==> flow/design.v <==
`timescale 1ns/1ps
module axi_fifo #(
    parameter WIDTH     = 32,
    parameter DEPTH     = 16,
    parameter PTR_WIDTH = 4    
)(
    input  logic             clk,
    input  logic             resetn, 
    input  logic             push,
    input  logic [WIDTH-1:0] fifo_wdata,
    input  logic             pop,
    output wire  [WIDTH-1:0] fifo_rdata,
    output wire              fifo_full,
    output wire              fifo_empty
);
logic [WIDTH-1:0]   mem [DEPTH-1:0];
logic [PTR_WIDTH:0] wptr;
logic [PTR_WIDTH:0] rptr;
wire [PTR_WIDTH:0] fill_level;
wire               wrap;
always @(posedge clk) begin
    if (push && (!fifo_full)) begin
        mem[wptr[PTR_WIDTH-1:0]] <= fifo_wdata;
    end
end
always @(posedge clk or negedge resetn) begin
    if (!resetn) begin
        wptr <= {PTR_WIDTH+1{1'b0}};
    end else if (push && (!fifo_full)) begin
        wptr <= wptr + {{(PTR_WIDTH){1'b0}}, 1'b1};
    end
end
always @(posedge clk or negedge resetn) begin
    if (!resetn) begin
        rptr <= {PTR_WIDTH+1{1'b0}};
    end else if (pop && (!fifo_empty)) begin
        rptr <= rptr + {{(PTR_WIDTH){1'b0}}, 1'b1};
    end
end
assign wrap = wptr[PTR_WIDTH] ^ rptr[PTR_WIDTH];
assign fill_level = {wrap, wptr[PTR_WIDTH-1:0]} - {1'b0, rptr[PTR_WIDTH-1:0]};
assign fifo_full = (fill_level == DEPTH);
assign fifo_empty = (fill_level == {PTR_WIDTH+1{1'b0}});
assign fifo_rdata = mem[rptr[PTR_WIDTH-1:0]];
endmodule
`timescale 1ns/1ps
module axi4_dut 
   (
    input wire ACLK,
    input wire ARESETn,
    input wire [4-1:0] MEM_AWID,
    input wire [32-1:0] MEM_AWADDR,
    input wire [8-1:0] MEM_AWLEN,
    input wire [3-1:0] MEM_AWSIZE,
    input wire [2-1:0] MEM_AWBURST,
    input wire [1-1:0] MEM_AWLOCK,
    input wire [4-1:0] MEM_AWCACHE,
    input wire [3-1:0] MEM_AWPROT,
    input wire [4-1:0] MEM_AWQOS,
    input wire MEM_AWVALID,
    output wire MEM_AWREADY,
    input wire [32-1:0] MEM_WDATA,
    input wire [(32/8)-1:0] MEM_WSTRB,
    input wire MEM_WLAST,
    input wire MEM_WVALID,
    output wire MEM_WREADY,
    output wire [4-1:0] MEM_BID,
    output wire [2-1:0] MEM_BRESP,
    output wire MEM_BVALID,
    input wire MEM_BREADY,
    input wire [4-1:0] MEM_ARID,
    input wire [32-1:0] MEM_ARADDR,
    input wire [8-1:0] MEM_ARLEN,
    input wire [3-1:0] MEM_ARSIZE,
    input wire [2-1:0] MEM_ARBURST,
    input wire [1-1:0] MEM_ARLOCK,
    input wire [4-1:0] MEM_ARCACHE,
    input wire [3-1:0] MEM_ARPROT,
    input wire [4-1:0] MEM_ARQOS,
    input wire MEM_ARVALID,
    output wire MEM_ARREADY,
    output wire [4-1:0] MEM_RID,
    output wire [32-1:0] MEM_RDATA,
    output wire [2-1:0] MEM_RRESP,
    output wire MEM_RLAST,
    output wire MEM_RVALID,
    input wire MEM_RREADY
);
reg [32-1:0] reg_bank [0:32-1];
wire	aw_push;
wire	aw_pop;
wire	w_push;
wire	w_pop;
wire	ar_push;
wire	ar_pop;
wire	r_push;
wire	r_pop;
wire	b_push;
wire	b_pop;
wire	aw_fifo_full;
wire	aw_fifo_empty;
wire	w_fifo_full;
wire	w_fifo_empty;
wire	ar_fifo_full;
wire	ar_fifo_empty;
wire	r_fifo_full;
wire	r_fifo_empty;
wire	b_fifo_full;
wire	b_fifo_empty;
wire [(32 + 8 + 3 + 2 + 4 + 3 + 1 + 4 +  4 + 7  )-1:0] aw_fifo_wdata;
wire [(32 + 8 + 3 + 2 + 4 + 3 + 1 + 4 +  4 + 7  )-1:0] aw_fifo_rdata;
wire [( 32 + 8 + 3 + 2 + 4 + 3 +1 +4 +4 + 7 )-1:0] ar_fifo_wdata;
wire [( 32 + 8 + 3 + 2 + 4 + 3 +1 +4 +4 + 7 )-1:0] ar_fifo_rdata;
wire [(1 + (32/8) + 32 )-1:0]  w_fifo_wdata;
wire [(1 + (32/8) + 32 )-1:0]  w_fifo_rdata;
wire [( 32 + 2 + 4 + 2 )-1:0]  r_fifo_rdata;
wire [(2 + 4 )-1:0]  b_fifo_wdata;
wire [(2 + 4 )-1:0]  b_fifo_rdata;
reg [( 32 + 2 + 4 + 2 )-1:0] r_fifo_wdata;
reg [2-1:0] bresp_int;  
axi_fifo #(
    .WIDTH((32 + 8 + 3 + 2 + 4 + 3 + 1 + 4 +  4 + 7  )),
    .DEPTH(16),
    .PTR_WIDTH(4)
) aw_fifo (
    .clk(ACLK),
    .resetn(ARESETn),
    .push(aw_push),
    .fifo_wdata(aw_fifo_wdata),
    .pop(aw_pop),
    .fifo_rdata(aw_fifo_rdata),
    .fifo_full(aw_fifo_full),
    .fifo_empty(aw_fifo_empty)
);
assign aw_push = MEM_AWVALID && MEM_AWREADY && !aw_fifo_full;
assign MEM_AWREADY = !aw_fifo_full;
assign aw_pop = !aw_fifo_empty && !w_fifo_empty && !b_fifo_full;
assign aw_fifo_wdata = {MEM_AWID, MEM_AWADDR, MEM_AWLEN, {{1'b0}, MEM_AWSIZE}, {{2'b00}, MEM_AWBURST}, MEM_AWCACHE, {{1'b0}, MEM_AWPROT}, {{3'b000}, MEM_AWLOCK}, MEM_AWQOS};  
axi_fifo #(
    .WIDTH((1 + (32/8) + 32 )),
    .DEPTH(16),
    .PTR_WIDTH(4)
) w_fifo (
    .clk(ACLK),
    .resetn(ARESETn),
    .push(w_push),
    .fifo_wdata(w_fifo_wdata),
    .pop(w_pop),
    .fifo_rdata(w_fifo_rdata),
    .fifo_full(w_fifo_full),
    .fifo_empty(w_fifo_empty)
);
assign w_push = MEM_WVALID && MEM_WREADY && !w_fifo_full;
assign MEM_WREADY = !w_fifo_full;
assign w_pop = !w_fifo_empty && aw_pop;
assign w_fifo_wdata = {MEM_WLAST, MEM_WSTRB, MEM_WDATA};
axi_fifo #(
    .WIDTH((2 + 4 )),
    .DEPTH(16),
    .PTR_WIDTH(4)
) b_fifo (
    .clk(ACLK),
    .resetn(ARESETn),
    .push(b_push),
    .fifo_wdata(b_fifo_wdata),
    .pop(b_pop),
    .fifo_rdata(b_fifo_rdata),
    .fifo_full(b_fifo_full),
    .fifo_empty(b_fifo_empty)
);
assign b_push = w_pop && !b_fifo_full && aw_pop;
assign b_pop = MEM_BREADY && MEM_BVALID;
assign MEM_BVALID = !b_fifo_empty;
assign MEM_BID = b_fifo_rdata[(2 + 4 )-1:(2 + 4 )-4];
assign MEM_BRESP = b_fifo_rdata[(2 + 4 )-4-1:0];
assign b_fifo_wdata = {aw_fifo_rdata[(32 + 8 + 3 + 2 + 4 + 3 + 1 + 4 +  4 + 7  )-1:(32 + 8 + 3 + 2 + 4 + 3 + 1 + 4 +  4 + 7  )-4], bresp_int};
axi_fifo #(
    .WIDTH(( 32 + 8 + 3 + 2 + 4 + 3 +1 +4 +4 + 7 )),
    .DEPTH(16),
    .PTR_WIDTH(4)
) ar_fifo (
    .clk(ACLK),
    .resetn(ARESETn),
    .push(ar_push),
    .fifo_wdata(ar_fifo_wdata),
    .pop(ar_pop),
    .fifo_rdata(ar_fifo_rdata),
    .fifo_full(ar_fifo_full),
    .fifo_empty(ar_fifo_empty)
);
assign ar_push = MEM_ARVALID && MEM_ARREADY && !ar_fifo_full;  
assign MEM_ARREADY = !ar_fifo_full;
assign ar_pop = !ar_fifo_empty && !r_fifo_full;
assign ar_fifo_wdata = {MEM_ARID, MEM_ARADDR, MEM_ARLEN, {{1'b0}, MEM_ARSIZE}, {{2'b00}, MEM_ARBURST}, MEM_ARCACHE, {{1'b0}, MEM_ARPROT}, {{3'b000}, MEM_ARLOCK}, MEM_ARQOS};
axi_fifo #(
    .WIDTH(( 32 + 2 + 4 + 2 )),
    .DEPTH(16),
    .PTR_WIDTH(4)
) r_fifo (
    .clk(ACLK),
    .resetn(ARESETn),
    .push(r_push),
    .fifo_wdata(r_fifo_wdata),
    .pop(r_pop),
    .fifo_rdata(r_fifo_rdata),
    .fifo_full(r_fifo_full),
    .fifo_empty(r_fifo_empty)
);
assign r_push = ar_pop && !r_fifo_full;
assign r_pop = MEM_RREADY && MEM_RVALID;
assign MEM_RVALID = !r_fifo_empty;
assign MEM_RID = r_fifo_rdata[( 32 + 2 + 4 + 2 )-1:2+2+32];
assign MEM_RDATA = r_fifo_rdata[32-1:0];
assign MEM_RRESP = r_fifo_rdata[2+2+32-1:32];
assign MEM_RLAST = 1'b1;
always @(posedge ACLK or negedge ARESETn) begin
    if (!ARESETn) begin
        integer i;
        for (i = 0; i < 32; i = i + 1) begin
            reg_bank[i] <= {32{1'b0}};
        end
    end else begin
        if (aw_pop && w_pop) begin
            if (aw_fifo_rdata[(32 + 8 + 3 + 2 + 4 + 3 + 1 + 4 +  4 + 7  )-5:32] >= 32'h00000000 && aw_fifo_rdata[(32 + 8 + 3 + 2 + 4 + 3 + 1 + 4 +  4 + 7  )-5:32] <= 32'h0000001F) begin
                reg_bank[aw_fifo_rdata[(32 + 8 + 3 + 2 + 4 + 3 + 1 + 4 +  4 + 7  )-5:32]] <= w_fifo_rdata[32-1:0];
            end
        end
    end
end
always @(*) begin
    bresp_int = 2'b00;
    if (aw_pop && w_pop) begin
        if (aw_fifo_rdata[(32 + 8 + 3 + 2 + 4 + 3 + 1 + 4 +  4 + 7  )-5:32] >= 32'h00000000 && aw_fifo_rdata[(32 + 8 + 3 + 2 + 4 + 3 + 1 + 4 +  4 + 7  )-5:32] <= 32'h0000001F) begin
            bresp_int = 2'b00;  
        end else begin
            bresp_int = 2'b11;  
        end
    end
end
always @(*) begin
    r_fifo_wdata = {( 32 + 2 + 4 + 2 ){1'b0}};
    if (!ARESETn) begin
        r_fifo_wdata = {( 32 + 2 + 4 + 2 ){1'b0}};
    end else begin
        if (ar_pop) begin
            if (ar_fifo_rdata[( 32 + 8 + 3 + 2 + 4 + 3 +1 +4 +4 + 7 )-5:32] >= 32'h00000000 && ar_fifo_rdata[( 32 + 8 + 3 + 2 + 4 + 3 +1 +4 +4 + 7 )-5:32] <= 32'h0000001F) begin
                r_fifo_wdata = {ar_fifo_rdata[( 32 + 8 + 3 + 2 + 4 + 3 +1 +4 +4 + 7 )-1:( 32 + 8 + 3 + 2 + 4 + 3 +1 +4 +4 + 7 )-4], {{2'b00}, 2'b00}, reg_bank[ar_fifo_rdata[( 32 + 8 + 3 + 2 + 4 + 3 +1 +4 +4 + 7 )-5:32]]};
            end else begin
                r_fifo_wdata = {ar_fifo_rdata[( 32 + 8 + 3 + 2 + 4 + 3 +1 +4 +4 + 7 )-1:( 32 + 8 + 3 + 2 + 4 + 3 +1 +4 +4 + 7 )-4], {{2'b00}, 2'b11}, {32{1'b0}}};  
            end
        end
    end
end
endmodule
==> Step by step through the tools: axi4_dut <==
What the tools print for axi4_dut, step after step.
Lines are those of the file above, counted from 1.
Operators carry their Yosys type and port widths (W data, S select, Z words).
Cell names lack the library's common part.
{ "setup": {"top": "axi4_dut", "clk_port": "ACLK", "cell_library": "sky130hd", "pvt_corner": "tt_025C_1v80"} }

==> Word level <==
Source: Yosys, flattened and elaborated. Widths are those after wreduce. Registers that Yosys merges into a memory's read port (data or address) are not register bits. Print and check cells do not count. Equal cells are merged and count once.
Yosys's memory passes give these memory sizes; they may raise the number of words (mostly to a power of two), join words into wider ones and drop unused or constant bits.
{ "op_classes": {"add_sub_neg": 15, "multipliers": 0, "div_mod_pow": 0, "n_cmp": 4, "equal": 67, "shifts": 0, "mux": 21, "logic": 5, "reduce_logical": 77} }
{ "op_table": {"columns": ["op", "n"], "rows": [
  ["$pmux W32 S32", 1],
  ["$eq A5 B5 Y1 const B", 37],
  ["$mux W68", 2],
  ["$mux W40", 3],
  ["$reduce_and A3 Y1", 32],
  ["$eq A5 B4 Y1 const B", 16],
  ["$ge A32 B1 Y1 const B", 2],
  ["$le A32 B5 Y1 const B", 2],
  ["$add A5 B1 Y5 const B", 10],
  ["$eq A5 B3 Y1 const B", 8],
  ["$mux W37", 1],
  ["$logic_not A5 Y1", 7],
  ["$mux W34", 1],
  ["$logic_and A1 B1 Y1", 28],
  ["$sub A5 B4 Y5", 5],
  ["$eq A5 B2 Y1 const B", 4],
  ["$mux W4", 5],
  ["$logic_not A1 Y1", 10],
  ["$eq A5 B1 Y1 const B", 2],
  ["$mux W6", 1],
  ["$xor A1 B1 Y1", 5],
  ["$mux W1", 5],
  ["$mux W2", 2]
]} }
{ "word_totals": {"reg_bits": 1074, "latch_bits": 0, "ram_bits": 3504, "mem_bits_ro": 0, "clocked_rd_ports_x_width": 0, "memories": 5, "in_bits": 166, "out_inout_bits": 50, "word_cells": 236} }
{ "mem_list": {"columns": ["name", "size", "word_bits", "rd", "wr", "line", "rtl"], "rows": [
  ["ar_fifo.mem", 16, 68, 1, 1, 16, "logic [WIDTH-1:0]   mem [DEPTH-1:0];"],
  ["aw_fifo.mem", 16, 68, 1, 1, 16, null],
  ["r_fifo.mem", 16, 40, 1, 1, 16, null],
  ["w_fifo.mem", 16, 37, 1, 1, 16, null],
  ["b_fifo.mem", 16, 6, 1, 1, 16, null]
]} }

==> Longest topological paths <==
Depth = most cells in a row (Yosys ltp): at word level without a register or memory, in the mapped netlist without a sequential cell, where the memories' decode and read muxes count.
{ "depth": {"depth_word": 11, "abc_area": 0, "ltp_mapped": 15, "mapped_depth_nobuf": 10} }

==> After synthesis <==
The flow's flattened synthesis, as Yosys stat reports it; memories are mapped. The netlist is that of the ABC_AREA named above (0 if unset); the other value can give another one.
{ "by_type": {"columns": ["type", "n", "type_area_um2"], "rows": [
  ["edfxtp_1", 2336, 7.01E+04],
  ["dfrtp_1", 1074, 2.69E+04],
  ["mux4_2", 451, 1.02E+04],
  ["mux2_2", 704, 7.93E+03],
  ["mux2_1", 349, 3.93E+03],
  ["nor4_1", 177, 1.11E+03],
  ["a22oi_1", 141, 1.06E+03],
  ["clkbuf_1", 280, 1.05E+03],
  ["mux2i_1", 97, 970.931],
  ["buf_2", 133, 665.638],
  ["ha_1", 45, 563.04],
  ["nand4_1", 86, 538.016],
  ["nand3_1", 107, 535.514],
  ["nand2_1", 128, 480.461],
  ["nor2_1", 113, 424.157],
  ["nor3_1", 84, 420.403],
  ["a2111oi_0", 47, 411.645],
  ["and3_1", 64, 400.384]
]} }
Other cell types: 74; their cells: 798.
{ "mapped": {"cells": 7214, "mapped_area_um2": 133608.1, "seqArea_um2": 97023.1, "flip_flops": 3410, "n_buf": 482} }
By module: a second synthesis without flattening, with its own total; a netlist apart from the flattened one above.
{ "unflattened": {"cells_unflattened": 9222, "hier_area_um2": 182471.3} }
Rows give one instance, submodules left out.
{ "by_module": {"columns": ["module", "instances", "cells", "area_um2", "seq_area_um2"], "rows": [
  ["axi_fifo", 2, 1594, 41609.9, 32921.6],
  ["axi4_dut", 1, 3681, 46652.2, 25624.6],
  ["axi_fifo", 1, 1192, 25072.8, 19468.7],
  ["axi_fifo", 1, 908, 23034.6, 18027.3],
  ["axi_fifo", 1, 253, 4491.8, 3133.0]
]} }

==> Worst setup path after synthesis <==
Path of least setup slack by OpenSTA after synthesis, without wires, with an ideal clock, recovery checks aside; 20% of the period is set as input and as output delay. Where synthesis merged equal registers, the netlist keeps one of their names.
{ "synth_path": {"path_type": "flip-flop to flip-flop", "start": "register ar_fifo.rptr[2]", "end": "memory r_fifo.mem[3][0]", "clock_period_ps": 10000, "setup_ps": 477, "t_first_pin_ps": 0, "arrival_ps": 5791, "t_required_ps": 9523, "path_slack_ps": 3732, "delay_ps": 6268, "path_stages": 15, "n_path_buf": 5, "period_less_setup_slack_ps": 6268} }
"delay_ps" = arrival - input delay + setup time.
"path_stages": output pins that drive a net of the path, with the launching flip-flop's if there is one; two outputs of one cell count as two.
"period_less_setup_slack_ps" is the clock period less the worst setup slack; recovery checks do not enter. This is arithmetic on one report: input and output delays are still those of the set period (20% each).
Between the ends stands the longest chain of elaborated cells between them, by number of cells; it is not shown to be the way that was timed. Of several equally long chains one is given.
A line is the first line of the expression or statement that the cell stems from. Yosys adds cells for indexed reads and writes and turns some case tables into memories.
Only ways into the end's enable, where the timed path ends, are counted here.
{ "synth_between": {"path_cell_list": "dfrtp_1 buf_2 clkbuf_1 clkbuf_1 buf_1 clkinv_1 ha_1 o21ai_0 a21bo_2 a22oi_1 nor2_1 a22oi_1 clkbuf_1 nand2_1 nor3_1", "elab_chain_cells": 7, "cone_cells": 8, "classes_between": "1 x add/sub; 2 x mux; 5 x reduce/logical"} }
{ "synth_rtl": {"columns": ["element", "line", "rtl"], "rows": [
  ["from (decl)", 18, "logic [PTR_WIDTH:0] rptr;"],
  ["from (assign)", 35, "rptr <= {PTR_WIDTH+1{1'b0}};"],
  ["from (assign)", 37, "rptr <= rptr + {{(PTR_WIDTH){1'b0}}, 1'b1};"],
  ["$sub A5 B4 Y5", 41, "assign fill_level = {wrap, wptr[PTR_WIDTH-1:0]} - {1'b0, rptr[PTR_WIDTH-1:0]};"],
  ["$logic_not A5 Y1", 43, "assign fifo_empty = (fill_level == {PTR_WIDTH+1{1'b0}});"],
  ["$logic_not A1 Y1", 193, "assign ar_pop = !ar_fifo_empty && !r_fifo_full;"],
  ["$logic_and A1 B1 Y1", 193, null],
  ["$logic_and A1 B1 Y1", 209, "assign r_push = ar_pop && !r_fifo_full;"],
  ["$logic_and A1 B1 Y1", 22, "if (push && (!fifo_full)) begin"],
  ["$mux W4", 22, null],
  ["to (decl)", 16, "logic [WIDTH-1:0]   mem [DEPTH-1:0];"]
]} }

==> Timing after layout <==
From the final timing report of flow run 2: the path of least setup slack in the routed layout; clock arrival at registers is part of the times.
The path's times are printed in steps of 10 ps; the period is the one set.
{ "layout_path": {"path_type": "flip-flop to output port", "start": "register r_fifo.rptr[0]", "end": "output MEM_RDATA[28]", "clock_period_ps": 5860, "out_delay_ps": 1170, "t_first_pin_ps": 980, "arrival_ps": 3470, "t_required_ps": 4690, "path_slack_ps": 1220, "path_stages": 6, "n_path_buf": 3} }
Between the ends stands the longest chain of elaborated cells between them, by number of cells; it is not shown to be the way that was timed. Of several equally long chains one is given.
A memory read counts as a cell of the chain, while the word-level depth stops at memories.
{ "layout_between": {"path_cell_list": "dfrtp_4 clkbuf_16 clkbuf_16 mux4_2 mux4_2 clkdlybuf4s50_1", "elab_chain_cells": 1, "cone_cells": 1, "cone_lines": 1, "classes_between": "1 x memory"} }
{ "layout_rtl": {"columns": ["element", "line", "rtl"], "rows": [
  ["from (decl)", 18, "logic [PTR_WIDTH:0] rptr;"],
  ["from (assign)", 35, "rptr <= {PTR_WIDTH+1{1'b0}};"],
  ["from (assign)", 37, "rptr <= rptr + {{(PTR_WIDTH){1'b0}}, 1'b1};"],
  ["$mem_v2 Z16 W40", 16, "logic [WIDTH-1:0]   mem [DEPTH-1:0];"],
  ["to (decl)", 83, "output wire [32-1:0] MEM_RDATA,"]
]} }

Design axi4_dut on sky130hd. What follows are 5 stored runs of the flow, each under its own settings; their order means nothing. The constraints put input and output delay at 20% of the set period each and load the outputs with 0.01 pF.
"achieved period": clock period set for the run, less the worst setup slack. It is reckoned from that one timing run; input and output delays stay at 20% of the period that was set.
"allowed time less slack (worst setup path)" means the part of the period allowed to the worst setup path (the constraints hold back 20% at inputs and 20% at outputs) less its slack; where the path has registers, the arrival times of their clocks count too.
"total power after layout" rests on the timing tool's default activity at the inputs, not on a simulated workload.
"allowed time less slack (worst setup path)" is given in steps of 10 ps.

==> flow run 1: settings <==
{ "ABC_AREA": 1, "CELL_PAD_IN_SITES_DETAIL_PLACEMENT": 1, "CORE_ASPECT_RATIO": 1.28, "CORE_MARGIN": 3, "CORE_UTILIZATION": 22, "CTS_CLUSTER_SIZE": 84, "GPL_ROUTABILITY_DRIVEN": 0, "GPL_TIMING_DRIVEN": 0, "HOLD_SLACK_MARGIN": -0.07, "MAX_ROUTING_LAYER": "met5", "MIN_ROUTING_LAYER": "met2", "PLACE_DENSITY_LB_ADDON": 0.21, "SETUP_SLACK_MARGIN": 0.92, "SLEW_MARGIN": 35, "TNS_END_PERCENT": 50, "period_ns": 6.04, "CAP_MARGIN": 20 }
==> flow run 1: results <==
stopped before the end: routing reported GRT-0116

==> flow run 2: settings <==
{ "CELL_PAD_IN_SITES_DETAIL_PLACEMENT": 1, "CORE_MARGIN": 9, "CTS_CLUSTER_SIZE": 82, "GPL_ROUTABILITY_DRIVEN": 1, "MAX_ROUTING_LAYER": "met4", "MIN_ROUTING_LAYER": "met2", "PLACE_DENSITY_LB_ADDON": 0.16, "SETUP_SLACK_MARGIN": 1.39, "period_ns": 5.86, "CAP_MARGIN": 20, "CORE_UTILIZATION": 40, "SLEW_MARGIN": 20 }
==> flow run 2: results <==
total power after layout: 85498 uW
standard-cell area after routing: 157941.0 um^2
allowed time less slack (worst setup path): 3470 ps
critical path kind: flip-flop to output port
worst setup slack after layout: 1217 ps
achieved period: 4643 ps
post-route setup TNS: 0 ps
full die area: 355150.0 um^2
utilization of the finished layout: 0.477
synthesis area: 133608.1 um^2

==> flow run 3: settings <==
{ "CORE_UTILIZATION": 40, "PLACE_DENSITY": 0.6, "period_ns": 10.0, "CAP_MARGIN": 20, "CORE_MARGIN": 2, "SLEW_MARGIN": 20 }
==> flow run 3: results <==
total power after layout: 46355 uW
standard-cell area after routing: 153392.0 um^2
allowed time less slack (worst setup path): 4840 ps
critical path kind: flip-flop to output port
worst setup slack after layout: 3160 ps
achieved period: 6840 ps
post-route setup TNS: 0 ps
full die area: 338660.0 um^2
utilization of the finished layout: 0.461
synthesis area: 133608.1 um^2

==> flow run 4: settings <==
{ "ABC_AREA": 1, "CORE_ASPECT_RATIO": 0.52, "CORE_UTILIZATION": 22, "CTS_CLUSTER_SIZE": 37, "GPL_ROUTABILITY_DRIVEN": 0, "GPL_TIMING_DRIVEN": 1, "HOLD_SLACK_MARGIN": -0.07, "MIN_ROUTING_LAYER": "met1", "PLACE_DENSITY": 0.71, "SETUP_SLACK_MARGIN": 0.64, "TNS_END_PERCENT": 35, "period_ns": 6.04, "CAP_MARGIN": 20, "CORE_MARGIN": 2, "SLEW_MARGIN": 20 }
==> flow run 4: results <==
total power after layout: 83139 uW
standard-cell area after routing: 165580.0 um^2
allowed time less slack (worst setup path): 5580 ps
critical path kind: flip-flop to flip-flop
worst setup slack after layout: 463 ps
achieved period: 5577 ps
post-route setup TNS: 0 ps
full die area: 658812.0 um^2
utilization of the finished layout: 0.255
synthesis area: 143437.6 um^2

==> flow run 5: settings <==
{ "CORE_UTILIZATION": 40, "PLACE_DENSITY": 0.6, "period_ns": 7.93, "CAP_MARGIN": 20, "CORE_MARGIN": 2, "SLEW_MARGIN": 20 }
==> flow run 5: results <==
total power after layout: 58684 uW
standard-cell area after routing: 153542.0 um^2
allowed time less slack (worst setup path): 6100 ps
critical path kind: flip-flop to flip-flop
worst setup slack after layout: 1833 ps
achieved period: 6097 ps
post-route setup TNS: 0 ps
full die area: 338660.0 um^2
utilization of the finished layout: 0.461
synthesis area: 133608.1 um^2
